==> flow/design.v <==
module Adder (
    in1,
    in2,
    out
);
  parameter width = 32;
  input [width - 1:0] in1, in2;
  output [width - 1:0] out;
  assign out = in1 + in2;
endmodule
module MUX (
    in0,
    in1,
    sel,
    out
);
  parameter width = 32;
  input [width - 1:0] in0, in1;
  input sel;
  output [width - 1:0] out;
  assign out = sel ? in1 : in0;
endmodule
module register (
    clk,
    rst,
    en,
    in,
    out
);
  parameter width = 32;
  input clk, rst, en;
  input [width - 1:0] in;
  output reg [width - 1:0] out;
  always @(posedge clk) begin
    if (rst) out <= 0;
    else if (en) out <= in;
  end
endmodule
module status_reg (
    clk,
    rst,
    en,
    in,
    out
);
  input clk, rst, en;
  input [3:0] in;
  output reg [3:0] out;
  always @(negedge clk) begin
    if (rst) out <= 0;
    else if (en) out <= in;
  end
endmodule
module RegisterFile (
    input clk,
    rst,
    input [3:0] src1,
    src2,
    Dest_wb,
    input [31:0] Result_WB,
    input writeBackEn,
    output [31:0] reg1,
    reg2
);
  reg [31:0] reg_file[0:15];
  integer i;
  always @(negedge clk) begin
    if (rst) begin
      for (i = 0; i < 16; i = i + 1) begin
        reg_file[i] <= i;
      end
    end else if (writeBackEn) begin
      reg_file[Dest_wb] <= Result_WB;
    end
  end
  assign reg1 = reg_file[src1];
  assign reg2 = reg_file[src2];
endmodule
module Condition_Check (
    input [3:0] cond,
    SR,
    output reg flag
);
  wire N, Z, C, V;
  assign N = SR[3];
  assign Z = SR[2];
  assign C = SR[1];
  assign V = SR[0];
  parameter [3:0] EQ = 4'd0, NE = 4'd1, CS_HS = 4'd2, CC_LO = 4'd3, MI = 4'd4, 
                PL = 4'd5, VS = 4'd6, VC = 4'd7, HI = 4'd8, LS = 4'd9, 
                GE = 4'd10, LT = 4'd11, GT = 4'd12, LE = 4'd13, AL = 4'd14;
  always @(cond, SR, N, Z, C, V) begin
    flag = 1;
    case (cond)
      EQ: flag = Z;
      NE: flag = ~Z;
      CS_HS: flag = C;
      CC_LO: flag = ~C;
      MI: flag = N;
      PL: flag = ~N;
      VS: flag = V;
      VC: flag = ~V;
      HI: flag = C & (~Z);
      LS: flag = (~C) & Z;
      GE: flag = N == V;
      LT: flag = N != V;
      GT: flag = (~Z) & (N == V);
      LE: flag = Z | (N != V);
      AL: flag = 1;
      default: flag = 1;
    endcase
  end
endmodule
module ControlUnit (
    input [3:0] OP_Code,
    input [1:0] Mode,
    input S_in,
    I_in,
    output reg [3:0] EXE_CMD,
    output reg WB_EN,
    MEM_R_EN,
    MEM_W_EN,
    B_out,
    S_out
);
  parameter [3:0] NOP = 4'd0, MOV = 4'd1, MVN = 4'd2, ADD = 4'd3, ADC = 4'd4, SUB = 4'd5, SBC = 4'd6,
                    AND = 4'd7, ORR = 4'd8, EOR = 4'd9, CMP = 4'd10, TST = 4'd11, LDR = 4'd12, STR = 4'd13, B = 4'd14;
  reg [3:0] operation;
  always @(Mode, OP_Code, S_in, I_in) begin
    operation = NOP;
    S_out = 1'b0;
    case (Mode)
      2'b00: begin
        S_out = S_in;
        case (OP_Code)
          4'b1101: operation = MOV;
          4'b1111: operation = MVN;
          4'b0100: operation = ADD;
          4'b0101: operation = ADC;
          4'b0010: operation = SUB;
          4'b0110: operation = SBC;
          4'b0000: operation = AND;
          4'b1100: operation = ORR;
          4'b0001: operation = EOR;
          4'b1010: operation = CMP;
          4'b1000: operation = TST;
          default: operation = NOP;
        endcase
      end
      2'b01: begin
        case (OP_Code)
          4'b0100: begin
            if (S_in) operation = LDR;
            else operation = STR;
          end
          default: operation = NOP;
        endcase
      end
      2'b10: begin
        if (I_in) operation = B;
        else operation = NOP;
      end
      default: operation = NOP;
    endcase
  end
  always @(operation, S_in) begin
    EXE_CMD = 4'd0;
    WB_EN = 1'b0;
    MEM_R_EN = 1'b0;
    MEM_W_EN = 1'b0;
    B_out = 1'b0;
    case (operation)
      NOP: begin
        EXE_CMD = 4'b0110;
      end
      MOV: begin
        EXE_CMD = 4'b0001;
        WB_EN   = 1'b1;
      end
      MVN: begin
        EXE_CMD = 4'b1001;
        WB_EN   = 1'b1;
      end
      ADD: begin
        EXE_CMD = 4'b0010;
        WB_EN   = 1'b1;
      end
      ADC: begin
        EXE_CMD = 4'b0011;
        WB_EN   = 1'b1;
      end
      SUB: begin
        EXE_CMD = 4'b0100;
        WB_EN   = 1'b1;
      end
      SBC: begin
        EXE_CMD = 4'b0101;
        WB_EN   = 1'b1;
      end
      AND: begin
        EXE_CMD = 4'b0110;
        WB_EN   = 1'b1;
      end
      ORR: begin
        EXE_CMD = 4'b0111;
        WB_EN   = 1'b1;
      end
      EOR: begin
        EXE_CMD = 4'b1000;
        WB_EN   = 1'b1;
      end
      CMP: begin
        EXE_CMD = 4'b0100;
      end
      TST: begin
        EXE_CMD = 4'b0110;
      end
      LDR: begin
        EXE_CMD = 4'b0010;
        MEM_R_EN = 1'b1;
        WB_EN = 1'b1;
      end
      STR: begin
        EXE_CMD  = 4'b0010;
        MEM_W_EN = 1'b1;
      end
      B: begin
        B_out = 1'b1;
      end
    endcase
  end
endmodule
module IF_Stage (
    input clk,
    rst,
    freeze,
    Branch_Taken,
    input [31:0] Branch_Address,
    output [31:0] PC,
    Instruction,
    output [31:0] imem_addr,
    input [31:0] imem_data
);
  wire en;
  assign en = ~freeze;
  wire [31:0] mux_out, pc_out, adder_out, instruction_memory_out;
  register pc (
      clk,
      rst,
      en,
      mux_out,
      pc_out
  );
  MUX mux (
      adder_out,
      Branch_Address,
      Branch_Taken,
      mux_out
  );
  Adder adder (
      32'd4,
      pc_out,
      adder_out
  );
  assign PC = adder_out;
  assign imem_addr = pc_out;
  assign Instruction = imem_data;
endmodule
module IF_Stage_Reg (
    input clk,
    rst,
    freeze,
    flush,
    input [31:0] PC_in,
    Instruction_in,
    output reg [31:0] PC,
    instructions
);
  wire en;
  assign en = ~freeze;
  always @(posedge clk) begin
    if (flush) begin
      PC <= 0;
      instructions <= 0;
    end else if (rst) begin
      PC <= 0;
      instructions <= 0;
    end else if (en) begin
      PC <= PC_in;
      instructions <= Instruction_in;
    end
  end
endmodule
module ID_Stage (
    input clk,
    rst,
    input [31:0] Instruction,
    input [31:0] Result_WB,
    input writeBackEN,
    input [3:0] Dest_wb,
    input hazard,
    input [3:0] SR,
    output WB_EN,
    MEM_R_EN,
    MEM_W_EN,
    B,
    S,
    output [3:0] EXE_CMD,
    output [31:0] Val_Rn,
    Val_Rm,
    output imm,
    output [11:0] Shift_operand,
    output [23:0] Signed_imm_24,
    output [3:0] Dest,
    output [3:0] src1,
    src2,
    output Two_src
);
  wire [3:0] cond, OPCode, Rn, Rm, Rd, rotate_imm, immed_8, CU_EXE_CMD;
  wire [1:0] OPC_mode;
  wire OPC_S, CU_B, CU_S, CU_WB_EN, CU_MEM_R_EN, CU_MEM_W_EN, cond_flag, zero_sel, not_cond_flag;
  assign cond = Instruction[31:28];
  assign OPC_mode = Instruction[27:26];
  assign imm = Instruction[25];
  assign OPCode = Instruction[24:21];
  assign OPC_S = Instruction[20];
  assign Rn = Instruction[19:16];
  assign Rd = Instruction[15:12];
  assign not_cond_flag = ~cond_flag;
  assign zero_sel = not_cond_flag | hazard;
  assign Two_src = (~imm) | MEM_W_EN;
  assign src1 = Rn;
  assign src2 = Rm;
  assign Dest = Instruction[15:12];
  assign Signed_imm_24 = Instruction[23:0];
  assign Shift_operand = Instruction[11:0];
  assign Rm = MEM_W_EN ? Rd : Instruction[3:0];
  assign {EXE_CMD, WB_EN, MEM_R_EN, MEM_W_EN, B, S} = zero_sel ? 9'b0: 
         {CU_EXE_CMD, CU_WB_EN, CU_MEM_R_EN, CU_MEM_W_EN, CU_B, CU_S};
  Condition_Check condition_check (
      cond,
      SR,
      cond_flag
  );
  RegisterFile register_file (
      clk,
      rst,
      Rn,
      Rm,
      Dest_wb,
      Result_WB,
      writeBackEN,
      Val_Rn,
      Val_Rm
  );
  ControlUnit control_unit (
      OPCode,
      OPC_mode,
      OPC_S,
      imm,
      CU_EXE_CMD,
      CU_WB_EN,
      CU_MEM_R_EN,
      CU_MEM_W_EN,
      CU_B,
      CU_S
  );
endmodule
module ID_Stage_Reg (
    input clk,
    rst, freeze,
    flush,
    WB_EN_IN,
    MEM_R_EN_IN,
    MEM_W_EN_IN,
    B_IN,
    S_IN,
    input [3:0] EXE_CMD_IN,
    SR_IN,   
    input [31:0] PC_IN,
    Val_Rn_IN,
    Val_Rm_IN,
    input imm_IN,
    input [11:0] Shift_operand_IN,
    input [23:0] Signed_imm_24_IN,
    input [3:0] Dest_IN,
    Src1_IN,
    Src2_IN,
    output reg WB_EN,
    MEM_R_EN,
    MEM_W_EN,
    B,
    S,
    output reg [3:0] EXE_CMD,
    output reg [31:0] PC,
    Val_Rn,
    Val_Rm,
    output reg imm,
    output reg [11:0] Shift_operand,
    output reg [23:0] Signed_imm_24,
    output reg [3:0] Dest,
    Src1,
    Src2,
    SR_OUT   
);
  always @(posedge clk) begin
    if (flush) begin
      WB_EN <= 0;
      MEM_R_EN <= 0;
      MEM_W_EN <= 0;
      B <= 0;
      S <= 0;
      EXE_CMD <= 0;
      PC <= 0;
      Val_Rn <= 0;
      Val_Rm <= 0;
      imm <= 0;
      Shift_operand <= 0;
      Signed_imm_24 <= 0;
      Dest <= 0;
      Src1 <= 0;
      Src2 <= 0;
      SR_OUT <= 0;
    end else if (rst | flush) begin
      WB_EN <= 0;
      MEM_R_EN <= 0;
      MEM_W_EN <= 0;
      B <= 0;
      S <= 0;
      EXE_CMD <= 0;
      PC <= 0;
      Val_Rn <= 0;
      Val_Rm <= 0;
      imm <= 0;
      Shift_operand <= 0;
      Signed_imm_24 <= 0;
      Dest <= 0;
      Src1 <= 0;
      Src2 <= 0;
      SR_OUT <= 0;
    end else if (~freeze) begin
      WB_EN <= WB_EN_IN;
      MEM_R_EN <= MEM_R_EN_IN;
      MEM_W_EN <= MEM_W_EN_IN;
      B <= B_IN;
      S <= S_IN;
      EXE_CMD <= EXE_CMD_IN;
      PC <= PC_IN;
      Val_Rn <= Val_Rn_IN;
      Val_Rm <= Val_Rm_IN;
      imm <= imm_IN;
      Shift_operand <= Shift_operand_IN;
      Signed_imm_24 <= Signed_imm_24_IN;
      Dest <= Dest_IN;
      Src1 <= Src1_IN;
      Src2 <= Src2_IN;
      SR_OUT <= SR_IN;
    end
  end
endmodule
module Val2Generator (
    input I,
    bypass_rm,
    input [31:0] Val_Rm,
    input [11:0] Shift_operand,
    output reg [31:0] out
);
  parameter [1:0] LSL = 2'b00, LSR = 2'b01, ASR = 2'b10, ROR = 2'b11;
  wire [ 4:0] shift_imm;
  wire [ 1:0] shift;
  wire [ 3:0] rotate_imm;
  wire [ 7:0] immed_8;
  reg  [31:0] shift_buffer;
  assign immed_8 = Shift_operand[7:0];
  assign rotate_imm = Shift_operand[11:8];
  assign shift_imm = Shift_operand[11:7];
  assign shift = Shift_operand[6:5];
  always @(bypass_rm, I, shift, Val_Rm, shift_imm, immed_8, Shift_operand, rotate_imm) begin
    shift_buffer = 0;
    case (bypass_rm)   
      1'b0:
      case (I)
        1'b0: begin
          case (shift)
            LSL: out = Val_Rm << shift_imm;
            LSR: out = Val_Rm >> shift_imm;
            ASR: out = Val_Rm >>> shift_imm;
            ROR: out = Val_Rm << shift_imm | Val_Rm >> 5 - shift_imm;   
          endcase
        end
        1'b1: begin
          shift_buffer = {24'd0, immed_8};
          out = shift_buffer >> (rotate_imm << 1) | shift_buffer << (32 - (rotate_imm << 1));
        end
        default: out = 32'b0;
      endcase
      1'b1: out = {20'b0, Shift_operand};
    endcase
  end
endmodule
module ALU (
    input signed [31:0] in1,
    in2,
    input [3:0] EXE_CMD,
    input C,
    output [3:0] Status_bit,
    output reg signed [31:0] result
);
  parameter [3:0] MOV = 4'b001, MVN = 4'b1001, ADD_LDR_STR = 4'b0010, ADC = 4'b0011, SUB_CMP = 4'b0100, SBC = 4'b0101,
                    AND_TST = 4'b0110, ORR = 4'b0111, EOR = 4'b1000, TST = 4'b0110;
  reg N, Z, Co, V;
  assign Status_bit = {N, Z, Co, V};
  always @(in1, in2, C, EXE_CMD) begin
    N  = 1'b0;
    Z  = 1'b0;
    Co = 1'b0;
    V  = 1'b0;
    case (EXE_CMD)
      MOV:    result = in2;
      MVN:    result = ~in2;
      ADD_LDR_STR:    begin
                {Co,result} = in1 + in2;
                if(in1 > 0 & in2 > 0 & result < 0)
                    V = 1'b1;
                else if(in1 < 0 & in2 < 0 & result > 0)
                    V = 1'b1;
                else if(in1 > 0 & in2 < 0 & result > in1)
                    V = 1'b1;
                else if(in1 < 0 & in2 > 0 & result < in1)
                    V = 1'b1;
            end
      ADC:    begin
                {Co,result} = in1 + in2 + C;
                if(in1 > 0 & in2 > 0 & result < 0)
                    V = 1'b1;
                else if(in1 < 0 & in2 < 0 & result > 0)
                    V = 1'b1;
                else if(in1 > 0 & in2 < 0 & result > in1)
                    V = 1'b1;
                else if(in1 < 0 & in2 > 0 & result < in1)
                    V = 1'b1;
            end
      SUB_CMP:    begin
                result = in1 - in2;
                if(in1 > 0 & in2 < 0 & result < 0)
                    V = 1'b1;
                else if(in1 < 0 & in2 > 0 & result > 0)
                    V = 1'b1;
                else if(in1 > 0 & in2 > 0 & result > in1)
                    V = 1'b1;
                else if (in1 < 0 & in2 < 0 & result < in1)
                    V = 1'b1;
            end
      SBC:    begin
                result = in1 - in2 - (C);
                if(in1 > 0 & in2 < 0 & result < 0)
                    V = 1'b1;
                else if(in1 < 0 & in2 > 0 & result > 0)
                    V = 1'b1;
                else if(in1 > 0 & in2 > 0 & result > in1)
                    V = 1'b1;
                else if (in1 < 0 & in2 < 0 & result < in1)
                    V = 1'b1;
            end
      AND_TST:    result = in1 & in2;
      ORR:    result = in1 | in2;
      EOR:    result = in1 ^ in2;
      default: result = 32'b0;
    endcase
    if (result == 0) Z = 1'b1;
    if (result < 0) N = 1'b1;
  end
endmodule
module EXE_Stage (
    input         clk,
    input  [ 3:0] EXE_CMD,
    input         MEM_R_EN,
    MEM_W_EN,
    input  [31:0] PC,
    Val_Rn,
    Val_Rm,
    ALU_res_in,
    WB_data,   
    input         imm,
    input  [11:0] Shift_operand,
    input  [23:0] Signed_imm_24,
    input  [ 3:0] SR,
    input  [ 1:0] sel_src1,
    sel_src2,   
    output [31:0] ALU_result,
    mux2_out,   
    Br_addr,
    output [ 3:0] status
);
  wire bypass_rm;
  wire [31:0] val2, extended_imm, shifted_imm, mux1_out;
  assign extended_imm = {
    Signed_imm_24[23],
    Signed_imm_24[23],
    Signed_imm_24[23],
    Signed_imm_24[23],
    Signed_imm_24[23],
    Signed_imm_24[23],
    Signed_imm_24[23],
    Signed_imm_24[23],
    Signed_imm_24
  };
  assign shifted_imm = extended_imm << 2;
  assign bypass_rm = MEM_W_EN | MEM_R_EN;
  assign mux1_out = (sel_src1 == 2'b00) ? Val_Rn :   
      (sel_src1 == 2'b01) ? ALU_res_in : (sel_src1 == 2'b10) ? WB_data : Val_Rn;
  assign mux2_out = (sel_src2 == 2'b00) ? Val_Rm :
                    (sel_src2 == 2'b01) ? ALU_res_in :
                    (sel_src2 == 2'b10) ? WB_data :
                    Val_Rm;
  Val2Generator v2gen (
      imm,
      bypass_rm,
      mux2_out,
      Shift_operand,
      val2
  );
  ALU alu (
      mux1_out,
      val2,
      EXE_CMD,
      SR[1],
      status,
      ALU_result
  );
  Adder pc_adder (
      PC,
      shifted_imm,
      Br_addr
  );
endmodule
module EXE_Stage_Reg (
    input clk,
    rst,
    freeze,
    WB_EN_IN,
    MEM_R_EN_IN,
    MEM_W_EN_IN,
    input [31:0] ALU_result_inp,
    ST_val_in,
    input [3:0] Dest_in,
    output reg WB_EN,
    MEM_R_EN,
    MEM_W_EN,
    output reg [31:0] ALU_result,
    Val_Rm,
    output reg [3:0] Dest
);
  always @(posedge clk) begin
    if (rst) {WB_EN, MEM_R_EN, MEM_W_EN, ALU_result, Val_Rm, Dest} <= 71'b0;
    else if (~freeze) begin
      WB_EN <= WB_EN_IN;
      MEM_R_EN <= MEM_R_EN_IN;
      MEM_W_EN <= MEM_W_EN_IN;
      ALU_result <= ALU_result_inp;
      Val_Rm <= ST_val_in;
      Dest <= Dest_in;
    end
  end
endmodule
module Sram_Controller (
    input clk,
    rst,
    wr_en,
    rd_en,
    input [31:0] address,
    writeData,
    output [31:0] readData,
    output ready,
    input [15:0] SRAM_DQ_I,
    output [15:0] SRAM_DQ_O,
    output reg [17:0] SRAM_ADDR,
    output reg SRAM_WE_N
);
  parameter [3:0] idle = 0, writeState0 = 1, writeState1 = 2, readState0 = 3, readState1 = 4, readState2 = 5, readState3 = 6, readState4 = 7;
  reg [3:0] ns, ps;
  reg [15:0] readLSB;
  reg [31:0] res;
  always @* begin
    ns = idle;
    case (ps)
      idle: begin
        if (~wr_en & ~rd_en) ns = idle;
        else if (wr_en) ns = writeState0;
        else ns = readState0;
      end
      writeState0: ns = writeState1;
      writeState1: ns = idle;
      readState0: ns = readState1;
      readState1: ns = readState2;
      readState2: ns = readState3;
      readState3: ns = readState4;
      readState4: ns = idle;
      default: ns = idle;
    endcase
  end
  always @(ps, address) begin
    SRAM_ADDR = 18'b0;
    SRAM_WE_N = 1'b1;
    case (ps)
      writeState0: begin
        SRAM_ADDR = {address[18:2], 1'b0};
        SRAM_WE_N = 1'b0;
      end
      writeState1: begin
        SRAM_ADDR = {address[18:2], 1'b1};
        SRAM_WE_N = 1'b0;
      end
      readState0: begin
        SRAM_ADDR = {address[18:2], 1'b0};
      end
      readState1: begin
        SRAM_ADDR = {address[18:2], 1'b0};
      end
      readState2: begin
        SRAM_ADDR = {address[18:2], 1'b1};
      end
      readState3: begin
        SRAM_ADDR = {address[18:2], 1'b1};
      end
      default: begin
      end
    endcase
  end
  always @(posedge clk) begin
    if (ps == readState1) readLSB <= SRAM_DQ_I;
    if (ps == readState3) res <= {SRAM_DQ_I, readLSB};
  end
  always @(posedge clk) begin
    if (rst) ps <= idle;
    else ps <= ns;
  end
  assign ready = (ns == idle) ? 1'b1 : 1'b0;
  assign readData = res;
  assign SRAM_DQ_O = (ps == writeState1) ? writeData[31:16] : writeData[15:0];
endmodule
module MEM_reg (
    input clk,
    rst,
    freeze,
    WB_en_in,
    MEM_R_en_in,
    input [31:0] ALU_result_in,
    Mem_read_value_in,
    input [3:0] Dest_in,
    output reg WB_en,
    MEM_R_en,
    output reg [31:0] ALU_result,
    Mem_read_value,
    output reg [3:0] Dest
);
  always @(posedge clk) begin
    if (rst) {WB_en, MEM_R_en, ALU_result, Mem_read_value, Dest} <= 70'b0;
    else if (~freeze) begin
      Dest <= Dest_in;
      Mem_read_value <= Mem_read_value_in;
      ALU_result <= ALU_result_in;
      MEM_R_en <= MEM_R_en_in;
      WB_en <= WB_en_in;
    end
  end
endmodule
module WB_Stage (
    input [31:0] ALU_result,
    MEM_result,
    input MEM_R_en,
    output [31:0] out
);
  assign out = MEM_R_en ? MEM_result : ALU_result;
endmodule
module Hazard_Detection_Unit (
    input [3:0] src1,
    src2,
    Exe_Dest,
    input Exe_WB_EN,
    processor_mode,
    input [3:0] Mem_Dest,
    input Mem_WB_EN,
    output reg Hazard_Detected
);
  always @(src1, src2, Exe_WB_EN, Mem_Dest, Mem_WB_EN, Exe_Dest, processor_mode) begin
    Hazard_Detected = 1'b0;
    if (~processor_mode) begin
      if ((Exe_WB_EN & (src1 == Exe_Dest))|
          (Mem_WB_EN & (src1 == Mem_Dest))|
          (Exe_WB_EN & (src2 == Exe_Dest))|
          (Mem_WB_EN & (src2 == Mem_Dest)))
        Hazard_Detected = 1'b1;
    end
  end
endmodule
module Forwarding_Unit (
    input [3:0] WB_dest,
    Mem_Dest,
    src1,
    src2,
    input WB_en,
    Mem_WB_en,
    processor_mode,
    output reg [1:0] sel_src1,
    sel_src2
);
  always @(*) begin
    sel_src1 = 2'd0;
    sel_src2 = 2'd0;
    if (processor_mode) begin
      if (Mem_WB_en) begin
        if (src1 == Mem_Dest) sel_src1 = 2'd1;
        if (src2 == Mem_Dest) sel_src2 = 2'd1;
      end
      if (WB_en) begin
        if (src1 == WB_dest) sel_src1 = 2'd2;
        if (src2 == WB_dest) sel_src2 = 2'd2;
      end
    end
  end
endmodule
module ARM (
    input clk,
    input rst,
    output [31:0] imem_addr,
    input [31:0] imem_data,
    output [17:0] SRAM_ADDR,
    output [15:0] SRAM_DQ_O,
    input [15:0] SRAM_DQ_I,
    output SRAM_WE_N
);
  wire [17:0] SW;
  assign SW = {16'b0, 1'b1, rst};
  wire freeze, flush;
  wire writeBackEN_ID, hazard, WB_EN_ID_Stage,MEM_R_EN_ID_Stage, 
		MEM_W_EN_ID_Stage,B_ID_Stage,S_ID_Stage,imm_ID_Stage, 
		Two_src_ID_Stage, imm_ID_Reg, WB_EN_ID_Reg, MEM_W_EN_ID_Reg,
		MEM_R_EN_ID_Reg, B_ID_Reg, S_ID_Reg;
  wire [31:0] PC_IF_Stage, Inst_IF_Stage, Inst_IF_Reg, 
				Val_Rn_ID_Stage, Val_Rm_ID_Stage, PC_IF_Reg, 
			    PC_ID_Reg, Val_Rn_ID_Reg, Val_Rm_ID_Reg;
  wire [31:0] Result_WB, Mem_res_feedback;
  wire [3:0] Des_wb;
  wire [3:0] EXE_CMD_ID_Stage,EXE_CMD_ID_Reg, Dest_ID_Stage, src1_ID_Stage, src2_ID_Stage, dest_ID_Reg;
  wire [23:0] Signed_imm_24_ID_Stage, Signed_imm_24_ID_Reg;
  wire [11:0] Shift_operand, Shift_operand_ID_Reg;
  wire [3:0] SR, Status_bit;
  wire [31:0] ALU_result_EXE_Reg, Val_Rm_EXE_Reg;
  wire [31:0] MEM_result_MEM_Stage;
  wire [3:0] dest_EXE_Reg, src1_ID_Reg, src2_ID_Reg;
  wire WB_EN_EXE_Reg, MEM_R_EN_EXE_Reg, MEM_W_EN_EXE_Reg, processor_mode;
  wire [31:0] ALU_result_EXE_Stage, Br_addr, Val_Rm_EXE_Stage;
  wire [3:0] status, SR_ID_Reg;
  wire [1:0] fw_sel_src1, fw_sel_src2;
  assign processor_mode = SW[1];
  assign hazard = freeze;
  assign flush = 1'b0;
  assign Mem_res_feedback = MEM_R_EN_EXE_Reg ? MEM_result_MEM_Stage : ALU_result_EXE_Reg;
  wire slow_clk;
  wire Sram_Busy;
  assign slow_clk = clk;
  IF_Stage fetch (
      slow_clk,
      SW[0],
      (freeze | ~Sram_Busy),
      B_ID_Reg,
      Br_addr,
      PC_IF_Stage,
      Inst_IF_Stage,
      imem_addr,
      imem_data
  );
  IF_Stage_Reg if_reg (
      slow_clk,
      SW[0],
      (freeze | ~Sram_Busy),
      flush,
      PC_IF_Stage,
      Inst_IF_Stage,
      PC_IF_Reg,
      Inst_IF_Reg
  );
  ID_Stage decode (
      slow_clk,
      SW[0],
      Inst_IF_Reg,
      Result_WB,
      writeBackEN_ID,
      Des_wb,
      hazard,
      SR,
      WB_EN_ID_Stage,
      MEM_R_EN_ID_Stage,
      MEM_W_EN_ID_Stage,
      B_ID_Stage,
      S_ID_Stage,
      EXE_CMD_ID_Stage,
      Val_Rn_ID_Stage,
      Val_Rm_ID_Stage,
      imm_ID_Stage,
      Shift_operand,
      Signed_imm_24_ID_Stage,
      Dest_ID_Stage,
      src1_ID_Stage,
      src2_ID_Stage,
      Two_src_ID_Stage
  );
  ID_Stage_Reg id_reg (
      slow_clk,
      SW[0],
      (~Sram_Busy),
      flush,
      WB_EN_ID_Stage,
      MEM_R_EN_ID_Stage,
      MEM_W_EN_ID_Stage,
      B_ID_Stage,
      S_ID_Stage,
      EXE_CMD_ID_Stage,
      SR,
      PC_IF_Reg,
      Val_Rn_ID_Stage,
      Val_Rm_ID_Stage,
      imm_ID_Stage,
      Shift_operand,
      Signed_imm_24_ID_Stage,
      Dest_ID_Stage,
      src1_ID_Stage,
      src2_ID_Stage,
      WB_EN_ID_Reg,
      MEM_R_EN_ID_Reg,
      MEM_W_EN_ID_Reg,
      B_ID_Reg,
      S_ID_Reg,
      EXE_CMD_ID_Reg,
      PC_ID_Reg,
      Val_Rn_ID_Reg,
      Val_Rm_ID_Reg,
      imm_ID_Reg,
      Shift_operand_ID_Reg,
      Signed_imm_24_ID_Reg,
      dest_ID_Reg,
      src1_ID_Reg,
      src2_ID_Reg,
      SR_ID_Reg
  );
  status_reg Status_Register (
      slow_clk,
      SW[0],
      S_ID_Reg,
      Status_bit,
      SR
  );
  EXE_Stage execute (
      slow_clk,
      EXE_CMD_ID_Reg,
      MEM_R_EN_ID_Reg,
      MEM_W_EN_ID_Reg,
      PC_ID_Reg,
      Val_Rn_ID_Reg,
      Val_Rm_ID_Reg,
      Mem_res_feedback,
      Result_WB,
      imm_ID_Reg,
      Shift_operand_ID_Reg,
      Signed_imm_24_ID_Reg,
      SR_ID_Reg,
      fw_sel_src1,
      fw_sel_src2,
      ALU_result_EXE_Stage,
      Val_Rm_EXE_Stage,
      Br_addr,
      Status_bit
  );
  EXE_Stage_Reg EX_Reg (
      slow_clk,
      SW[0],
      (~Sram_Busy),
      WB_EN_ID_Reg,
      MEM_R_EN_ID_Reg,
      MEM_W_EN_ID_Reg,
      ALU_result_EXE_Stage,
      Val_Rm_EXE_Stage,
      dest_ID_Reg,
      WB_EN_EXE_Reg,
      MEM_R_EN_EXE_Reg,
      MEM_W_EN_EXE_Reg,
      ALU_result_EXE_Reg,
      Val_Rm_EXE_Reg,
      dest_EXE_Reg
  );
  wire MEM_R_en_MEM_Reg;
  wire [31:0] ALU_result_MEM_Reg, Mem_read_value_MEM_Reg;
  MEM_reg mem_reg (
      slow_clk,
      SW[0],
      (~Sram_Busy),
      (~Sram_Busy) ? (1'b0) : (WB_EN_EXE_Reg),
      MEM_R_EN_EXE_Reg,
      ALU_result_EXE_Reg,
      MEM_result_MEM_Stage,
      dest_EXE_Reg,
      writeBackEN_ID,
      MEM_R_en_MEM_Reg,
      ALU_result_MEM_Reg,
      Mem_read_value_MEM_Reg,
      Des_wb
  );
  WB_Stage wb_stage (
      ALU_result_MEM_Reg,
      Mem_read_value_MEM_Reg,
      MEM_R_en_MEM_Reg,
      Result_WB
  );
  Hazard_Detection_Unit hdu (
      src1_ID_Stage,
      src2_ID_Stage,
      dest_ID_Reg,
      WB_EN_ID_Reg,
      processor_mode,
      dest_EXE_Reg,
      WB_EN_EXE_Reg,
      freeze
  );
  Forwarding_Unit fwu (
      Des_wb,
      dest_EXE_Reg,
      src1_ID_Reg,
      src2_ID_Reg,
      writeBackEN_ID,
      WB_EN_EXE_Reg,
      processor_mode,
      fw_sel_src1,
      fw_sel_src2
  );
  Sram_Controller SC (
      slow_clk,
      SW[0],
      MEM_W_EN_EXE_Reg,
      MEM_R_EN_EXE_Reg,
      ALU_result_EXE_Reg,
      Val_Rm_EXE_Reg,
      MEM_result_MEM_Stage,
      Sram_Busy,
      SRAM_DQ_I,
      SRAM_DQ_O,
      SRAM_ADDR,
      SRAM_WE_N
  );
endmodule
Step by step through the tools: ARM:

Tool output for the design above, in the order of the flow.
Lines are those of the file above, counted from 1.
Cell names lack the library's common part.
A cell with n/a has no value.

* top: ARM
* clock port: clk
* standard-cell library: sky130hd
* timing corner: tt_025C_1v80

Elaborated design:

Yosys after proc, flatten, opt, wreduce and memory -nomap, before mapping. Print and check cells are not counted.
Yosys's memory passes give these memory sizes; they may raise the number of words (mostly to a power of two), join words into wider ones and drop unused or constant bits.

* flip-flop bits (word level): 385
* memory bits (writable): 512
* bits in read-only memories: 192
* memories kept: 3
* output and inout bits: 67

* add/sub/neg operators: 10
* order comparisons: 21
* equality and inequality tests: 44
* shift-type cells: 6
* mux-type cells: 65
* bitwise gates (word level): 40
* reduce/logical cells: 11

Memory list
* decode.register_file.reg_file: depth 16, width 32, line 65 `reg [31:0] reg_file[0:15];`
* (name not given): depth 16, width 8, line 172 `case (operation)`
* (name not given): depth 16, width 4, line 135 `case (OP_Code)`

Operator list (count)
* 32-bit 2-to-1 mux: 11
* 32-bit case mux with 9-bit select: 1
* 32-bit by 1-bit less-than comparator with 1-bit output with constant B: 7
* 32-bit by 1-bit > comparator with 1-bit output with constant B: 6
* 32-bit > comparator: 4
* 32-bit less-than comparator: 4
* 32-bit case mux with 4-bit select: 1
* 32-bit case mux with 2-bit select: 2
* 32-bit OR: 3
* 32-bit by 32-bit adder with 33-bit output: 2
* 32-bit subtractor: 2
* 4-bit by 3-bit == test with 1-bit output with constant B: 12
* 18-bit case mux with 2-bit select: 1
* 33-bit by 1-bit adder with 33-bit output: 1
* 3-bit by 32-bit adder with 32-bit output with constant A: 1
* 32-bit by 1-bit subtractor with 32-bit output: 1
* 32-bit adder: 1
* 32-bit AND: 1
* 32-bit XOR: 1
* 32-bit by 32-bit right shift with 32-bit output: 1
* 32-bit by 5-bit << shifter with 32-bit output: 1
* 32-bit by 5-bit right shift with 32-bit output: 1
* 32-bit by 5-bit >>> shifter with 32-bit output: 1
* 32-bit NOT: 1
* 32-bit zero test: 1
* 4-bit == test with constant B: 8
* 8-bit by 32-bit << shifter with 32-bit output: 1
* 8-bit by 4-bit right shift with 32-bit output: 1

Not listed: further kinds 26, cells in them 119.

Logic depth:

Yosys ltp: most cells in a row. Word level: on the elaborated netlist, between registers, memories and ports. Mapped: between sequential cells and ports; inverters and the memories' decode and read muxes count.

* word-level depth: 23
* ABC_AREA: 0
* mapped depth: 47
* depth with buffers taken out: 39

Synthesis result:

Yosys stat after the flow's synthesis: flattened, memories mapped to cells. It holds for the ABC_AREA given above (unset counts as 0); a run with the other value may have another netlist.

* standard cells after synthesis: 6978
* cell area after synthesis: 65743.1 um^2
* sequential area: 24583.6 um^2
* mapped flip-flops: 948
* buffers: 547

Cells by type (count)
* edfxtp_1: 560
* mux4_2: 368
* dfxtp_1: 388
* ha_1: 319
* nor2_1: 1020
* nand2_1: 792
* a21oi_1: 536
* clkbuf_1: 441
* mux2i_1: 162
* a211oi_1: 193
* xnor2_1: 146
* o21ai_0: 199
* inv_1: 199
* a21o_1: 91
* nand3_1: 131
* nor3_1: 127
* a311oi_1: 64
* nor4_1: 76

Not listed: further types 83, cells in them 1166.
By module: a second synthesis without flattening, with its own total; a netlist apart from the flattened one above.

* cell total of the unflattened synthesis: 7032
* area total of the unflattened synthesis: 72701.0 um^2

Rows give one instance, submodules left out.

Modules
* RegisterFile: instances 1, cells 1695, area 26559.2 um^2, sequential area 15374.7 um^2
* ALU: instances 1, cells 1896, area 13191.4 um^2, sequential area 0.0 um^2
* Val2Generator: instances 1, cells 969, area 7275.7 um^2, sequential area 0.0 um^2
* ID_Stage_Reg: instances 1, cells 511, area 5701.7 um^2, sequential area 3163.0 um^2
* Adder: instances 2, cells 248, area 1739.2 um^2, sequential area 0.0 um^2
* EXE_Stage_Reg: instances 1, cells 229, area 2546.2 um^2, sequential area 1421.4 um^2
* MEM_reg: instances 1, cells 226, area 2512.4 um^2, sequential area 1401.3 um^2
* IF_Stage_Reg: instances 1, cells 207, area 2348.5 um^2, sequential area 1281.2 um^2
* EXE_Stage: instances 1, cells 216, area 2174.6 um^2, sequential area 0.0 um^2
* Sram_Controller: instances 1, cells 109, area 2067.0 um^2, sequential area 1601.5 um^2
* register: instances 1, cells 103, area 1163.6 um^2, sequential area 640.6 um^2
* ARM: instances 1, cells 41, area 568.0 um^2, sequential area 0.0 um^2
* MUX: instances 1, cells 36, area 544.3 um^2, sequential area 0.0 um^2
* WB_Stage: instances 1, cells 36, area 544.3 um^2, sequential area 0.0 um^2

Modules not listed: 7.

Settings and measured results of 2 stored flow runs for module ARM (sky130hd), not sorted in any way. The constraints put input and output delay at 20% of the set period each and load the outputs with 0.01 pF.
By "total power after layout" is meant OpenSTA's value without simulated activity: inputs other than the clock are taken to toggle once in ten clock periods, and the tool carries that through the logic.

### Run 1

==> flow/run.sh <==
#!/bin/bash
# the make line also repeats the synthesis and layout settings of config.mk as NAME=value (left out here)
make -C /OpenROAD-flow-scripts/flow DESIGN_CONFIG=/design/flow/config.mk WORK_HOME=/design/flow/orfs CLKGATE_MAP_FILE= finish
==> flow/config.mk <==
export PLATFORM = sky130hd
export DESIGN_NAME = ARM
export DESIGN_NICKNAME = ARM
export VERILOG_FILES = /design/flow/design.v
export SDC_FILE = /design/flow/constraint.sdc
export NUM_CORES = 4
export LEC_CHECK = 0
export CAP_MARGIN = 20
export CORE_MARGIN = 2
export CORE_UTILIZATION = 40
export PLACE_DENSITY = 0.6
export SETUP_SLACK_MARGIN = 0.4
export SLEW_MARGIN = 20
==> flow/constraint.sdc <==
create_clock -name core_clock -period 21.0 [get_ports {clk}]
set_input_delay 4.2000 -clock core_clock [delete_from_list [all_inputs] [get_ports {clk}]]
set_output_delay 4.2000 -clock core_clock [all_outputs]
set_load 0.01 [all_outputs]

Results of run 1:
- Yosys chip area after synthesis: 65743.1 um^2
- Die footprint: 167617.0 um^2
- Standard-cell area after layout: 79027.0 um^2
- Utilization: 0.485
- Worst setup slack after layout: 625 ps
- Total negative slack: 0 ps
- Post-route worst hold slack: 358 ps
- Total power after layout: 8.013 mW

### Run 2

==> flow/run.sh <==
#!/bin/bash
# the make line also repeats the synthesis and layout settings of config.mk as NAME=value (left out here)
make -C /OpenROAD-flow-scripts/flow DESIGN_CONFIG=/design/flow/config.mk WORK_HOME=/design/flow/orfs CLKGATE_MAP_FILE= finish
==> flow/config.mk <==
export PLATFORM = sky130hd
export DESIGN_NAME = ARM
export DESIGN_NICKNAME = ARM
export VERILOG_FILES = /design/flow/design.v
export SDC_FILE = /design/flow/constraint.sdc
export NUM_CORES = 4
export LEC_CHECK = 0
export CAP_MARGIN = 25
export CELL_PAD_IN_SITES_DETAIL_PLACEMENT = 2
export CELL_PAD_IN_SITES_GLOBAL_PLACEMENT = 1
export CORE_MARGIN = 2
export CORE_UTILIZATION = 44
export GPL_ROUTABILITY_DRIVEN = 1
export PLACE_DENSITY = 0.37
export SETUP_SLACK_MARGIN = 5.0
export SLEW_MARGIN = 20
==> flow/constraint.sdc <==
create_clock -name core_clock -period 27.8 [get_ports {clk}]
set_input_delay 5.5600 -clock core_clock [delete_from_list [all_inputs] [get_ports {clk}]]
set_output_delay 5.5600 -clock core_clock [all_outputs]
set_load 0.01 [all_outputs]

Outcome of run 2: no final report: clock tree synthesis broke off with DPL-0033
